==> flow/design.v <==
module flopr(clock, reset, d, q);
    parameter WIDTH = 8;
    input clock; 
    input reset;
    input [WIDTH-1:0] d; 
    output reg [WIDTH-1:0] q;   
    always @(posedge clock, posedge reset)
        if (reset)
            q <= 0;
        else 
            q <= d;
endmodule
module adder(a, b, sum);
    input [31:0] a;
    input [31:0] b;
    output [31:0] sum;
    assign sum = a + b;
endmodule
module mux2(d0, d1, s, y);
    parameter WIDTH = 8;
    input [WIDTH-1:0] d0; 
    input [WIDTH-1:0] d1;
    input s;
    output [WIDTH-1:0] y;
    assign y = s ? d1 : d0;
endmodule
module mux3(d0, d1, d2, s, y);
    parameter WIDTH = 8;
    input [WIDTH-1:0] d0; 
    input [WIDTH-1:0] d1;
    input [WIDTH-1:0] d2;
    input [1:0] s;
    output [WIDTH-1:0] y;
    assign y = s[1] ? d2 : (s[0] ? d1 : d0);
endmodule
module mux8(d0, d1, d2, d3, d4, d5, d6, d7, s, y);
    parameter WIDTH = 8;
    input [WIDTH-1:0] d0;
    input [WIDTH-1:0] d1;
    input [WIDTH-1:0] d2;
    input [WIDTH-1:0] d3;
    input [WIDTH-1:0] d4;
    input [WIDTH-1:0] d5;
    input [WIDTH-1:0] d6;
    input [WIDTH-1:0] d7;
    input [2:0] s;
    output reg [WIDTH-1:0] y;
    always @*
        begin
            case(s)
                3'b000: y = d0;
                3'b001: y = d1;
                3'b010: y = d2;
                3'b011: y = d3;
                3'b100: y = d4;
                3'b101: y = d5;
                3'b110: y = d6;
                3'b111: y = d7;
                default: y = d0;
            endcase
        end
endmodule
module regfile(clock, write_enable, address_read_1, address_read_2, address_write, write_data, read_data_1, read_data_2);
    input clock;
    input write_enable;
    input [4:0] address_read_1;
    input [4:0] address_read_2;
    input [4:0] address_write;
    input [31:0] write_data;
    output [31:0] read_data_1;
    output [31:0] read_data_2;
    reg [31:0] registers[31:0];
    always @(posedge clock)
        begin
            if (write_enable) 
                registers[address_write] <= write_data;
        end
    assign read_data_1 = (address_read_1 != 0) ? registers[address_read_1] : 0;  
    assign read_data_2 = (address_read_2 != 0) ? registers[address_read_2] : 0;  
endmodule
module generate_immediate(instruction, immediate);
    input [31:0] instruction;
    output reg [31:0] immediate;
    always @*
        begin
            case(instruction[6:0])
                7'b0000011,                                                                                                      
                7'b0010011,                                                                                                      
                7'b1100111: immediate = {{20{instruction[31]}}, instruction[31:20]};                                             
                7'b0100011: immediate = {{20{instruction[31]}}, instruction[31:25], instruction[11:7]};                          
                7'b1100011: immediate = {{20{instruction[31]}}, instruction[7], instruction[30:25],  instruction[11:8], 1'b0};   
                7'b1101111: immediate = {{12{instruction[31]}}, instruction[19:12], instruction[20], instruction[30:21], 1'b0};  
                7'b0110111,                                                                                                      
                7'b0010111: immediate = {instruction[31:12], 12'b0};                                                             
                default: immediate = 32'bx;  
            endcase
        end
endmodule
module alu(src_A, src_B, ALU_control, ALU_result, zero);
    input [31:0] src_A;
    input [31:0] src_B;
    input [3:0] ALU_control;
    output reg [31:0] ALU_result;
    output zero;
    always @*
        case(ALU_control)
            4'b0000: ALU_result <= src_A + src_B;  
            4'b0001: ALU_result <= src_A - src_B;  
            4'b0010: ALU_result <= src_A & src_B;  
            4'b0011: ALU_result <= src_A | src_B;  
            4'b0100: ALU_result <= src_A ^ src_B;  
            4'b0101: ALU_result <= ($signed(src_A) < $signed(src_B)) ? 1 : 0;  
            4'b0110: ALU_result <= ($unsigned(src_A) < $unsigned(src_B)) ? 1 : 0;  
            4'b0111: ALU_result <= $signed(src_A) >>> src_B[4:0];  
            4'b1000: ALU_result <= $signed(src_A) >> src_B[4:0];  
            4'b1001: ALU_result <= $signed(src_A) << src_B[4:0];  
            default: ALU_result <= 32'd0;  
        endcase
    assign zero = (ALU_result == 0) ? 1 : 0;  
endmodule
module select_read(funct3, read_data_in, read_data_out);
    input [2:0] funct3;
    input [31:0] read_data_in;
    output reg [31:0] read_data_out;
    always @*
        begin
            case(funct3)
                3'b000: read_data_out = {{24{read_data_in[7]}}, read_data_in[7:0]};      
                3'b001: read_data_out = {{16{read_data_in[15]}}, read_data_in[15:0]};    
                3'b010: read_data_out = read_data_in;                                    
                3'b100: read_data_out = {24'b0, read_data_in[7:0]};                      
                3'b101: read_data_out = {16'b0, read_data_in[15:0]};                     
                default: read_data_out = 32'bx;  
            endcase
        end
endmodule
module main_decoder(opcode, funct3, reg_write, ALU_select, memory_control, result_select, branch, ALU_op, jump);
    input [6:0] opcode;
    input [2:0] funct3;
    output reg_write;
    output ALU_select;
    output [3:0] memory_control;
    output [2:0] result_select;
    output branch;
    output [1:0] ALU_op;
    output jump;
    reg [12:0] controls;
    assign {reg_write, ALU_select, memory_control, result_select, branch, ALU_op, jump} = controls;   
    always @*
        case(opcode)      
            7'b0000011:                                          
                case(funct3)
                    3'b000: controls = 13'b1_1_0010_001_0_00_0;      
                    3'b001: controls = 13'b1_1_0100_001_0_00_0;      
                    3'b010: controls = 13'b1_1_0000_001_0_00_0;      
                    3'b100: controls = 13'b1_1_1010_001_0_00_0;      
                    3'b101: controls = 13'b1_1_1100_001_0_00_0;      
                    default: controls = 13'bx_x_x_xxxx_xxx_xx_x;     
                endcase
            7'b0100011:
                case(funct3)
                    3'b000: controls = 13'b0_1_0011_000_0_00_0;      
                    3'b001: controls = 13'b0_1_0101_000_0_00_0;      
                    3'b010: controls = 13'b0_1_0001_000_0_00_0;      
                    default: controls = 13'bx_x_x_xxxx_xxx_xx_x;     
                endcase
            7'b0110011: controls = 13'b1_0_0000_000_0_10_0;          
            7'b0010111: controls = 13'b1_0_0000_100_0_00_0;          
            7'b0110111: controls = 13'b1_0_0000_011_0_00_0;          
            7'b1100011: controls = 13'b0_0_0000_000_1_01_0;          
            7'b0010011: controls = 13'b1_1_0000_000_0_10_0;          
            7'b1100111: controls = 13'b1_1_0000_010_0_00_1;          
            7'b1101111: controls = 13'b1_0_0000_010_0_00_1;          
            default:    controls = 13'bx_x_xxxx_xxx_x_xx_x;          
        endcase
endmodule
module alu_decoder(opcode_b5, funct3, funct7b5, ALU_op, ALU_control);
    input opcode_b5;
    input [2:0] funct3;
    input funct7b5;
    input [1:0] ALU_op;
    output reg [3:0] ALU_control;
    wire R_type_subtract;
    wire shift_arithemetic;
    assign R_type_subtract = funct7b5 & opcode_b5;  
    assign shift_arithemetic = funct7b5;  
    always @*
        case(ALU_op)
            2'b00: ALU_control = 3'b000;  
            2'b01:
                case(funct3)
                    3'b000: ALU_control = 4'b0001;  
                    3'b001: ALU_control = 4'b0001;  
                    3'b100: ALU_control = 4'b0101;  
                    3'b101: ALU_control = 4'b0101;  
                    3'b110: ALU_control = 4'b0110;  
                    3'b111: ALU_control = 4'b0110;  
                    default: ALU_control = 4'bxxxx;  
                endcase
            default:
                case(funct3)  
                    3'b000: 
                        begin
                            if (R_type_subtract)
                                ALU_control = 3'b001;  
                            else
                                ALU_control = 3'b000;  
                        end
                    3'b001: ALU_control = 4'b1001;  
                    3'b010: ALU_control = 4'b0101;  
                    3'b011: ALU_control = 4'b0110;  
                    3'b100: ALU_control = 4'b0100;  
                    3'b101:
                        begin
                            if(shift_arithemetic)
                                ALU_control = 4'b0111;  
                            else
                                ALU_control = 4'b1000;  
                        end
                    3'b110: ALU_control = 4'b0011;  
                    3'b111: ALU_control = 4'b0010;  
                    default: ALU_control = 4'bxxxx;  
                endcase
        endcase
endmodule
module controller(opcode, funct3, funct7b5, zero, result_select, memory_control, PC_select, ALU_select, reg_write, jump, ALU_control);
    input [6:0] opcode;
    input [2:0] funct3;  
    input funct7b5;
    input zero;
    output [2:0] result_select;
    output [3:0] memory_control;
    output reg [1:0] PC_select;
    output ALU_select;
    output reg_write;
    output jump;
    output [3:0] ALU_control;
    wire [1:0] ALU_op;
    wire branch;
    main_decoder main_decoder
    (
        opcode,              
        funct3,              
        reg_write,           
        ALU_select,          
        memory_control,      
        result_select,       
        branch,              
        ALU_op,              
        jump                 
    );
    alu_decoder alu_decoder
    (
        opcode[5],       
        funct3,          
        funct7b5,        
        ALU_op,          
        ALU_control      
    );
    always @*
        if(jump)
            case(opcode[3])
                1'b0: PC_select = 2'b10;             
                1'b1: PC_select = 2'b01;             
                default: PC_select = 2'b01;
            endcase
        else
            case(funct3)
                3'b000: PC_select = branch & zero;    
                3'b001: PC_select = branch & ~zero;   
                3'b100: PC_select = branch & ~zero;   
                3'b101: PC_select = branch & zero;    
                3'b110: PC_select = branch & ~zero;   
                3'b111: PC_select = branch & zero;    
                default: PC_select = 2'b00;
            endcase           
endmodule
module datapath(clock, reset, result_select, PC_select, ALU_select, reg_write, ALU_control, instruction, read_data, zero, PC, ALU_result, write_data);
    input clock;
    input reset;
    input [2:0] result_select;
    input [1:0] PC_select;
    input ALU_select;
    input reg_write;
    input [3:0] ALU_control;
    input [31:0] instruction;
    input [31:0] read_data;
    output zero;
    output [31:0] PC;
    output [31:0] ALU_result;
    output [31:0] write_data;
    wire [31:0] PC_next;
    wire [31:0] PC_plus4;
    wire [31:0] PC_target;
    wire [31:0] immediate;
    wire [31:0] src_A;
    wire [31:0] src_B;
    wire [31:0] read_data_out;
    wire [31:0] result;
    flopr #(32) pc_reg(clock, reset, PC_next, PC);
    adder pc_add4(PC, 32'd4, PC_plus4);
    adder pc_addbranch(PC, immediate, PC_target);
    mux3 #(32) pc_mux(PC_plus4, PC_target, ALU_result, PC_select, PC_next);
    regfile regfile(clock, reg_write, instruction[19:15], instruction[24:20], instruction[11:7], result, src_A, write_data);
    generate_immediate generate_immediate(instruction, immediate);
    mux2 #(32) src_B_mux(write_data, immediate, ALU_select, src_B);
    alu alu(src_A, src_B, ALU_control, ALU_result, zero);
    select_read select_read(instruction[14:12], read_data, read_data_out);
    mux8 #(32) result_mux(ALU_result, read_data_out, PC_plus4, immediate, PC_target, 32'hxxxxxxxx, 32'hxxxxxxxx, 32'hxxxxxxxx, result_select, result);
endmodule
module cpu(clock, reset, instruction, read_data, memory_control, PC, ALU_result, write_data);
    input clock;
    input reset;
    input [31:0] instruction;
    input [31:0] read_data;
    output [3:0] memory_control;
    output [31:0] PC;
    output [31:0] ALU_result;
    output [31:0] write_data;
    wire [1:0] PC_select;
    wire ALU_select; 
    wire reg_write;
    wire jump;
    wire zero;
    wire [2:0] result_select;
    wire [3:0] ALU_control;
    controller controller
    (
        instruction[6:0],        
        instruction[14:12],      
        instruction[30],         
        zero,                    
        result_select,           
        memory_control,          
        PC_select,               
        ALU_select,              
        reg_write,               
        jump,                    
        ALU_control              
    );
    datapath datapath
    (
        clock,                   
        reset,                   
        result_select,           
        PC_select,               
        ALU_select,              
        reg_write,               
        ALU_control,             
        instruction,             
        read_data,               
        zero,                    
        PC,                      
        ALU_result,              
        write_data               
    );
endmodule
Lab notebook: cpu

* From RTL to reports: cpu
Module cpu before and after one edit of its RTL, step after step. Lines under "unedited" count in the file above, lines under "edited" in the edited file. "difference" is "edited" less "unedited", of the values as shown; "relative change" is that difference over "unedited", in percent. Operators: Yosys type, input widths -> output width; for muxes data width and select width s. Cell names lack the library's common part. Not given: --
Inputs: design top cpu, clock clock, cell library sky130hd, corner tt_025C_1v80

* The edit
The edit as a unified diff against the file above. A script made this edit. It changes what the design does and was not meant as an optimisation.
begin of diff
@@ -113,5 +113,5 @@
             4'b0110: ALU_result <= ($unsigned(src_A) < $unsigned(src_B)) ? 1 : 0;  
             4'b0111: ALU_result <= $signed(src_A) >>> src_B[4:0];  
-            4'b1000: ALU_result <= $signed(src_A) >> src_B[4:0];  
+            4'b1000: ALU_result <= $signed(src_A) >> 2;  
             4'b1001: ALU_result <= $signed(src_A) << src_B[4:0];  
             default: ALU_result <= 32'd0;  
end of diff

* After elaboration
Counts by Yosys on the flattened word-level netlist (proc, flatten, opt, wreduce; memories kept). Register bits leave out memories and registers merged into their read ports (data or address); mux counts leave out enables and synchronous resets folded into registers. Print and check cells are left out. Yosys's memory passes give these memory sizes; they may raise the number of words (mostly to a power of two), join words into wider ones and drop unused or constant bits.
Word-level totals:
- register bits after elaboration | unedited 32, edited 32, difference 0, relative change 0.00%
- bits in latches | unedited 0, edited 0, difference 0
- memory bits (writable) | unedited 1024, edited 1024, difference 0, relative change 0.00%
- bits in read-only memories | unedited 0, edited 0, difference 0
- word width x clocked read ports | unedited 0, edited 0, difference 0
- memory cells | unedited 1, edited 1, difference 0, relative change 0.00%
- input port bits | unedited 66, edited 66, difference 0, relative change 0.00%
- cells after elaboration | unedited 89, edited 88, difference -1, relative change -1.12%
Cells by class:
- add/subtract/negate cells | unedited 4, edited 4, difference 0, relative change 0.00%
- multipliers | unedited 0, edited 0, difference 0
- div/mod/pow operators | unedited 0, edited 0, difference 0
- magnitude comparators | unedited 2, edited 2, difference 0, relative change 0.00%
- equal/unequal tests | unedited 30, edited 30, difference 0, relative change 0.00%
- shift operators | unedited 3, edited 2, difference -1, relative change -33.33%
- mux-type cells | unedited 26, edited 26, difference 0, relative change 0.00%
- bitwise gates (word level) | unedited 8, edited 8, difference 0, relative change 0.00%
- reductions and logical operators | unedited 14, edited 14, difference 0, relative change 0.00%
Memory list:
- shape (words x width / read and write ports) | unedited datapath.regfile.registers 32x32 r2 w1, edited datapath.regfile.registers 32x32 r2 w1
Operators by type and width:
- $shr 32x5->32 | unedited 1, edited 0, difference -1, relative change -100.00%
Unchanged operator kinds not shown: 46.

* Longest topological paths
Depth = most cells in a row (Yosys ltp): at word level without a register or memory, in the mapped netlist without a sequential cell, where the memories' decode and read muxes count.
Logic depth:
- depth in word-level cells | unedited 15, edited 15, difference 0, relative change 0.00%
- ABC_AREA | unedited 0, edited 0
- depth in mapped cells | unedited 38, edited 36, difference -2, relative change -5.26%
- mapped depth without buffers | unedited 27, edited 27, difference 0, relative change 0.00%

* Netlist
Yosys stat after the flow's synthesis: flattened, memories mapped to cells. It holds for the ABC_AREA given above (unset counts as 0); a run with the other value may have another netlist.
Cell types:
- nand3_1 | unedited 103, edited 55, difference -48, relative change -46.60%
- nand2_1 | unedited 230, edited 272, difference +42, relative change +18.26%
- a31oi_1 | unedited 61, edited 26, difference -35, relative change -57.38%
- o21ai_0 | unedited 137, edited 107, difference -30, relative change -21.90%
- inv_1 | unedited 118, edited 146, difference +28, relative change +23.73%
- a21oi_1 | unedited 241, edited 265, difference +24, relative change +9.96%
- o211ai_1 | unedited 48, edited 24, difference -24, relative change -50.00%
- a211oi_1 | unedited 45, edited 69, difference +24, relative change +53.33%
- nor3_1 | unedited 92, edited 70, difference -22, relative change -23.91%
- a221oi_1 | unedited 53, edited 75, difference +22, relative change +41.51%
- or3_1 | unedited 39, edited 18, difference -21, relative change -53.85%
- mux2i_1 | unedited 179, edited 199, difference +20, relative change +11.17%
- a21o_1 | unedited 37, edited 57, difference +20, relative change +54.05%
- o221ai_1 | unedited 62, edited 44, difference -18, relative change -29.03%
- and3_1 | unedited 38, edited 20, difference -18, relative change -47.37%
- a221oi_2 | unedited 18, edited 1, difference -17, relative change -94.44%
- mux4_2 | unedited 534, edited 519, difference -15, relative change -2.81%
- a221o_1 | unedited 8, edited 23, difference +15, relative change +187.50%
Unchanged cell types not shown: 7. Not every row of either side is listed.
Mapped netlist:
- cells in the netlist | unedited 4575, edited 4434, difference -141, relative change -3.08%
- synthesis area (mm²) | unedited 0.0629178, edited 0.061539, difference -0.0013788, relative change -2.19%
- area of sequential cells (mm²) | unedited 0.0315503, edited 0.0315503, difference 0.0000000, relative change 0.00%
- flip-flops | unedited 1056, edited 1056, difference 0, relative change 0.00%
- buffer cells | unedited 356, edited 333, difference -23, relative change -6.46%
By module: a second synthesis without flattening, with its own total; a netlist apart from the flattened one above.
Unflattened totals:
- cells (unflattened synthesis) | unedited 4912, edited 5002, difference +90, relative change +1.83%
- area total of the unflattened synthesis (mm²) | unedited 0.0654152, edited 0.0658294, difference +0.0004142, relative change +0.63%
Rows give one instance, submodules left out.
Modules, unedited:
- regfile | instances 1, cells 2400, area 0.04696 mm², seq. area 0.0307495 mm²
- alu | instances 1, cells 1341, area 0.0092989 mm², seq. area 0 mm²
- adder | instances 2, cells 241, area 0.0017442 mm², seq. area 0 mm²
- mux8 (WIDTH=32) | instances 1, cells 306, area 0.0022447 mm², seq. area 0 mm²
- flopr (WIDTH=32) | instances 1, cells 33, area 0.0008045 mm², seq. area 0.0008008 mm²
- mux3 (WIDTH=32) | instances 1, cells 107, area 0.0007144 mm², seq. area 0 mm²
- mux2 (WIDTH=32) | instances 1, cells 36, area 0.0005443 mm², seq. area 0 mm²
- select_read | instances 1, cells 80, area 0.0005293 mm², seq. area 0 mm²
- generate_immediate | instances 1, cells 64, area 0.0004242 mm², seq. area 0 mm²
- main_decoder | instances 1, cells 32, area 0.0002002 mm², seq. area 0 mm²
- alu_decoder | instances 1, cells 23, area 0.0001564 mm², seq. area 0 mm²
- controller | instances 1, cells 6, area 0.0000425 mm², seq. area 0 mm²
- datapath | instances 1, cells 2, area 0.0000075 mm², seq. area 0 mm²
- cpu | instances 1, cells 0, area 0 mm², seq. area 0 mm²
Modules, edited:
- regfile | instances 1, cells 2400, area 0.04696 mm², seq. area 0.0307495 mm²
- alu | instances 1, cells 1431, area 0.0097131 mm², seq. area 0 mm²
- adder | instances 2, cells 241, area 0.0017442 mm², seq. area 0 mm²
- mux8 (WIDTH=32) | instances 1, cells 306, area 0.0022447 mm², seq. area 0 mm²
- flopr (WIDTH=32) | instances 1, cells 33, area 0.0008045 mm², seq. area 0.0008008 mm²
- mux3 (WIDTH=32) | instances 1, cells 107, area 0.0007144 mm², seq. area 0 mm²
- mux2 (WIDTH=32) | instances 1, cells 36, area 0.0005443 mm², seq. area 0 mm²
- select_read | instances 1, cells 80, area 0.0005293 mm², seq. area 0 mm²
- generate_immediate | instances 1, cells 64, area 0.0004242 mm², seq. area 0 mm²
- main_decoder | instances 1, cells 32, area 0.0002002 mm², seq. area 0 mm²
- alu_decoder | instances 1, cells 23, area 0.0001564 mm², seq. area 0 mm²
- controller | instances 1, cells 6, area 0.0000425 mm², seq. area 0 mm²
- datapath | instances 1, cells 2, area 0.0000075 mm², seq. area 0 mm²
- cpu | instances 1, cells 0, area 0 mm², seq. area 0 mm²

* Path before layout
OpenSTA on the mapped netlist: ideal clock, no wires. The path of least setup slack (recovery checks aside). Input and output delay are each 20% of the period. Register names are those of the netlist, which keeps one name where synthesis merged equal registers.
Timing path post-synthesis:
- kind | unedited input -> output, edited input -> output
- from | unedited input port instruction[20], edited input port instruction[20]
- to | unedited output port ALU_result[29], edited output port ALU_result[30]
- period (ns) | unedited 11.0, edited 11.0, difference 0.0, relative change 0.00%
- external output delay (ns) | unedited 2.200, edited 2.200, difference 0.000, relative change 0.00%
- launch time at the first pin (ns) | unedited 2.200, edited 2.200, difference 0.000, relative change 0.00%
- arrival time (ns) | unedited 8.284, edited 8.545, difference +0.261, relative change +3.15%
- data required time (ns) | unedited 8.800, edited 8.800, difference 0.000, relative change 0.00%
- path slack (ns) | unedited 0.516, edited 0.255, difference -0.261
- delay of the path (ns) | unedited 6.084, edited 6.345, difference +0.261, relative change +4.29%
- stages on the path | unedited 26, edited 25, difference -1, relative change -3.85%
- synthesis period reached (ns) | unedited 10.484, edited 10.745, difference +0.261, relative change +2.49%
"delay of the path" = arrival - input delay + setup time. A path that ends at an output port has no setup time. "stages on the path": output pins that drive a net of the path, with the launching flip-flop's if there is one; two outputs of one cell count as two. "synthesis period reached" is the clock period less the worst setup slack; recovery checks do not enter. This is arithmetic on one report: input and output delays are still those of the set period (20% each). The rows between start and end are the longest chain of elaborated cells between them; the timing report does not say that the signal goes this way. Where chains are equally long, one stands for them. A line is the first line of the expression or statement that the cell stems from. Yosys adds cells for indexed reads and writes and turns some case tables into memories. The chain passes a memory read, where the word-level depth is cut; so it can be longer than that depth.
Between the ends, post-synthesis, unedited: cells stage by stage buf_2 -> buf_6 -> buf_4 -> buf_4 -> clkbuf_1 -> buf_1 -> mux4_2 -> mux4_2 -> mux2i_1 -> nor2_1 -> nand2_1 -> a21boi_0 -> ha_1 -> and3b_1 -> and2_1 -> o211ai_1 -> nor4b_1 -> nor4b_1 -> o21ai_0 -> o21ai_0 -> a41oi_1 -> a211oi_1 -> a211oi_1 -> a41o_1 -> and2_1 -> a211o_1, cells in the longest elaborated chain 5
Ends and longest elaborated chain, post-synthesis, unedited:
- start: declaration | line 314 | input [31:0] instruction;
- $mem_v2 32x32 | line 72 | reg [31:0] registers[31:0];
- $mux 32 | line 79 | assign read_data_2 = (address_read_2 != 0) ? registers[address_read_2] : 0;
- $mux 32 | line 25 | assign y = s ? d1 : d0;
- $sub 32x32->32 | line 108 | 4'b0001: ALU_result <= src_A - src_B;
- $pmux 32 s10 | line 106 | case(ALU_control)
- end: declaration | line 318 | output [31:0] ALU_result;
Between the ends, post-synthesis, edited: cells stage by stage buf_6 -> buf_4 -> buf_2 -> buf_1 -> clkbuf_1 -> mux4_2 -> mux4_2 -> nand2_1 -> a21oi_1 -> a21oi_1 -> ha_1 -> clkbuf_1 -> nor4_1 -> nand2_1 -> a21oi_1 -> o311ai_0 -> nand2_1 -> a211oi_1 -> o41ai_1 -> nand4_1 -> a21oi_1 -> o22a_1 -> a21oi_1 -> a2111oi_0 -> inv_1, cells in the longest elaborated chain 5
Ends and longest elaborated chain, post-synthesis, edited:
- start: declaration | line 314 | input [31:0] instruction;
- $mem_v2 32x32 | line 72 | reg [31:0] registers[31:0];
- $mux 32 | line 79 | assign read_data_2 = (address_read_2 != 0) ? registers[address_read_2] : 0;
- $mux 32 | line 25 | assign y = s ? d1 : d0;
- $sub 32x32->32 | line 108 | 4'b0001: ALU_result <= src_A - src_B;
- $pmux 32 s10 | line 106 | case(ALU_control)
- end: declaration | line 318 | output [31:0] ALU_result;

* Timing after layout
From the final timing report of each run of pair 1: the path of least setup slack in the routed layout; clock arrival at registers is part of the times.
Timing path after layout:
- kind | unedited input -> output, edited input -> output
- from | unedited input port instruction[21], edited input port instruction[17]
- to | unedited output port ALU_result[0], edited output port ALU_result[30]
- period (ns) | unedited 11.0, edited 11.0, difference 0.0, relative change 0.00%
- external output delay (ns) | unedited 2.20, edited 2.20, difference 0.00, relative change 0.00%
- launch time at the first pin (ns) | unedited 2.20, edited 2.20, difference 0.00, relative change 0.00%
- arrival time (ns) | unedited 8.58, edited 8.58, difference 0.00, relative change 0.00%
- data required time (ns) | unedited 8.80, edited 8.80, difference 0.00, relative change 0.00%
- path slack (ns) | unedited 0.22, edited 0.22, difference 0.00
- stages on the path | unedited 24, edited 26, difference +2, relative change +8.33%
The rows between start and end are the longest chain of elaborated cells between them; the timing report does not say that the signal goes this way. Where chains are equally long, one stands for them. The chain passes a memory read, where the word-level depth is cut; so it can be longer than that depth.
Between the ends, after layout, unedited: cells stage by stage buf_8 -> buf_4 -> mux4_2 -> mux4_2 -> mux2i_1 -> nor2_1 -> nand2_1 -> a21boi_0 -> ha_1 -> inv_1 -> a2111oi_0 -> buf_4 -> nor3_1 -> o221a_2 -> o2bb2ai_4 -> a31oi_1 -> o31ai_1 -> buf_4 -> a21oi_1 -> o31ai_1 -> buf_4 -> nand3b_1 -> buf_4 -> clkdlybuf4s50_1, cells in the longest elaborated chain 6
Ends and longest elaborated chain, after layout, unedited:
- start: declaration | line 314 | input [31:0] instruction;
- $mem_v2 32x32 | line 72 | reg [31:0] registers[31:0];
- $mux 32 | line 79 | assign read_data_2 = (address_read_2 != 0) ? registers[address_read_2] : 0;
- $mux 32 | line 25 | assign y = s ? d1 : d0;
- $lt 32x32->1 | line 113 | 4'b0110: ALU_result <= ($unsigned(src_A) < $unsigned(src_B)) ? 1 : 0;
- $mux 1 | line 113
- $pmux 32 s10 | line 106 | case(ALU_control)
- end: declaration | line 318 | output [31:0] ALU_result;
Between the ends, after layout, edited: cells stage by stage buf_4 -> or3b_2 -> o221ai_1 -> o22a_1 -> nor2_1 -> nor4_4 -> buf_4 -> inv_1 -> ha_1 -> fa_1 -> nor2b_1 -> o2111ai_1 -> a31oi_1 -> buf_4 -> a2111o_1 -> o211ai_1 -> a21o_1 -> o31a_1 -> o21bai_1 -> a21oi_1 -> a221oi_1 -> a21oi_1 -> a2111oi_2 -> buf_4 -> inv_1 -> clkdlybuf4s50_1, cells in the longest elaborated chain 4
Ends and longest elaborated chain, after layout, edited:
- start: declaration | line 314 | input [31:0] instruction;
- $mem_v2 32x32 | line 72 | reg [31:0] registers[31:0];
- $mux 32 | line 78 | assign read_data_1 = (address_read_1 != 0) ? registers[address_read_1] : 0;
- $sub 32x32->32 | line 108 | 4'b0001: ALU_result <= src_A - src_B;
- $pmux 32 s10 | line 106 | case(ALU_control)
- end: declaration | line 318 | output [31:0] ALU_result;

* Flow runs
Runs of the flow (Yosys, OpenROAD) on both versions; the two runs of a pair have the same settings. The constraints put input and output delay at 20% of the set period each and load the outputs with 0.01 pF.
Settings, pair 1: CORE_UTILIZATION 40, period_ns 11.0, CAP_MARGIN 20, CORE_MARGIN 2, SLEW_MARGIN 20
Results, pair 1:
- post-synthesis cell area (mm²) | unedited 0.0629178, edited 0.061539, difference -0.0013788, relative change -2.19%
- overall die area (mm²) | unedited 0.160484, edited 0.157002, difference -0.003482, relative change -2.17%
- standard-cell area after layout (mm²) | unedited 0.0736519, edited 0.0718026, difference -0.0018493, relative change -2.51%
- utilization | unedited 0.472, edited 0.471, difference -0.001
- smallest setup slack (ns) | unedited 0.220, edited 0.225, difference +0.005
- setup TNS (ns) | unedited 0.000, edited 0.000, difference 0.000
- worst hold slack in the final report (ns) | unedited 0.643, edited 0.787, difference +0.144
- total power of the final layout (mW) | unedited 12.114, edited 11.831, difference -0.283, relative change -2.34%
- clock period reached (ns) | unedited 10.780, edited 10.775, difference -0.005, relative change -0.05%
Settings, pair 2: CELL_PAD_IN_SITES_GLOBAL_PLACEMENT 1, CORE_ASPECT_RATIO 1.57, CORE_MARGIN 9, CORE_UTILIZATION 17, CTS_CLUSTER_SIZE 30, GPL_ROUTABILITY_DRIVEN 0, GPL_TIMING_DRIVEN 0, MIN_ROUTING_LAYER met1, SETUP_SLACK_MARGIN 0.9, SLEW_MARGIN 35, period_ns 11.3, CAP_MARGIN 20
Results, pair 2:
- post-synthesis cell area (mm²) | unedited 0.0629178, edited 0.061539, difference -0.0013788, relative change -2.19%
- overall die area (mm²) | unedited 0.392888, edited 0.384529, difference -0.008359, relative change -2.13%
- standard-cell area after layout (mm²) | unedited 0.0851817, edited 0.0836277, difference -0.0015540, relative change -1.82%
- utilization | unedited 0.231, edited 0.232, difference +0.001
- smallest setup slack (ns) | unedited 0.297, edited 0.717, difference +0.420
- setup TNS (ns) | unedited 0.000, edited 0.000, difference 0.000
- worst hold slack in the final report (ns) | unedited 0.718, edited 0.784, difference +0.066
- total power of the final layout (mW) | unedited 12.540, edited 12.348, difference -0.192, relative change -1.53%
- clock period reached (ns) | unedited 11.003, edited 10.583, difference -0.420, relative change -3.82%
"clock period reached": clock period set for the run, less the worst setup slack. It is reckoned from that one timing run; input and output delays stay at 20% of the period that was set. "total power of the final layout" is the tool's figure for a default switching activity; nothing was simulated.
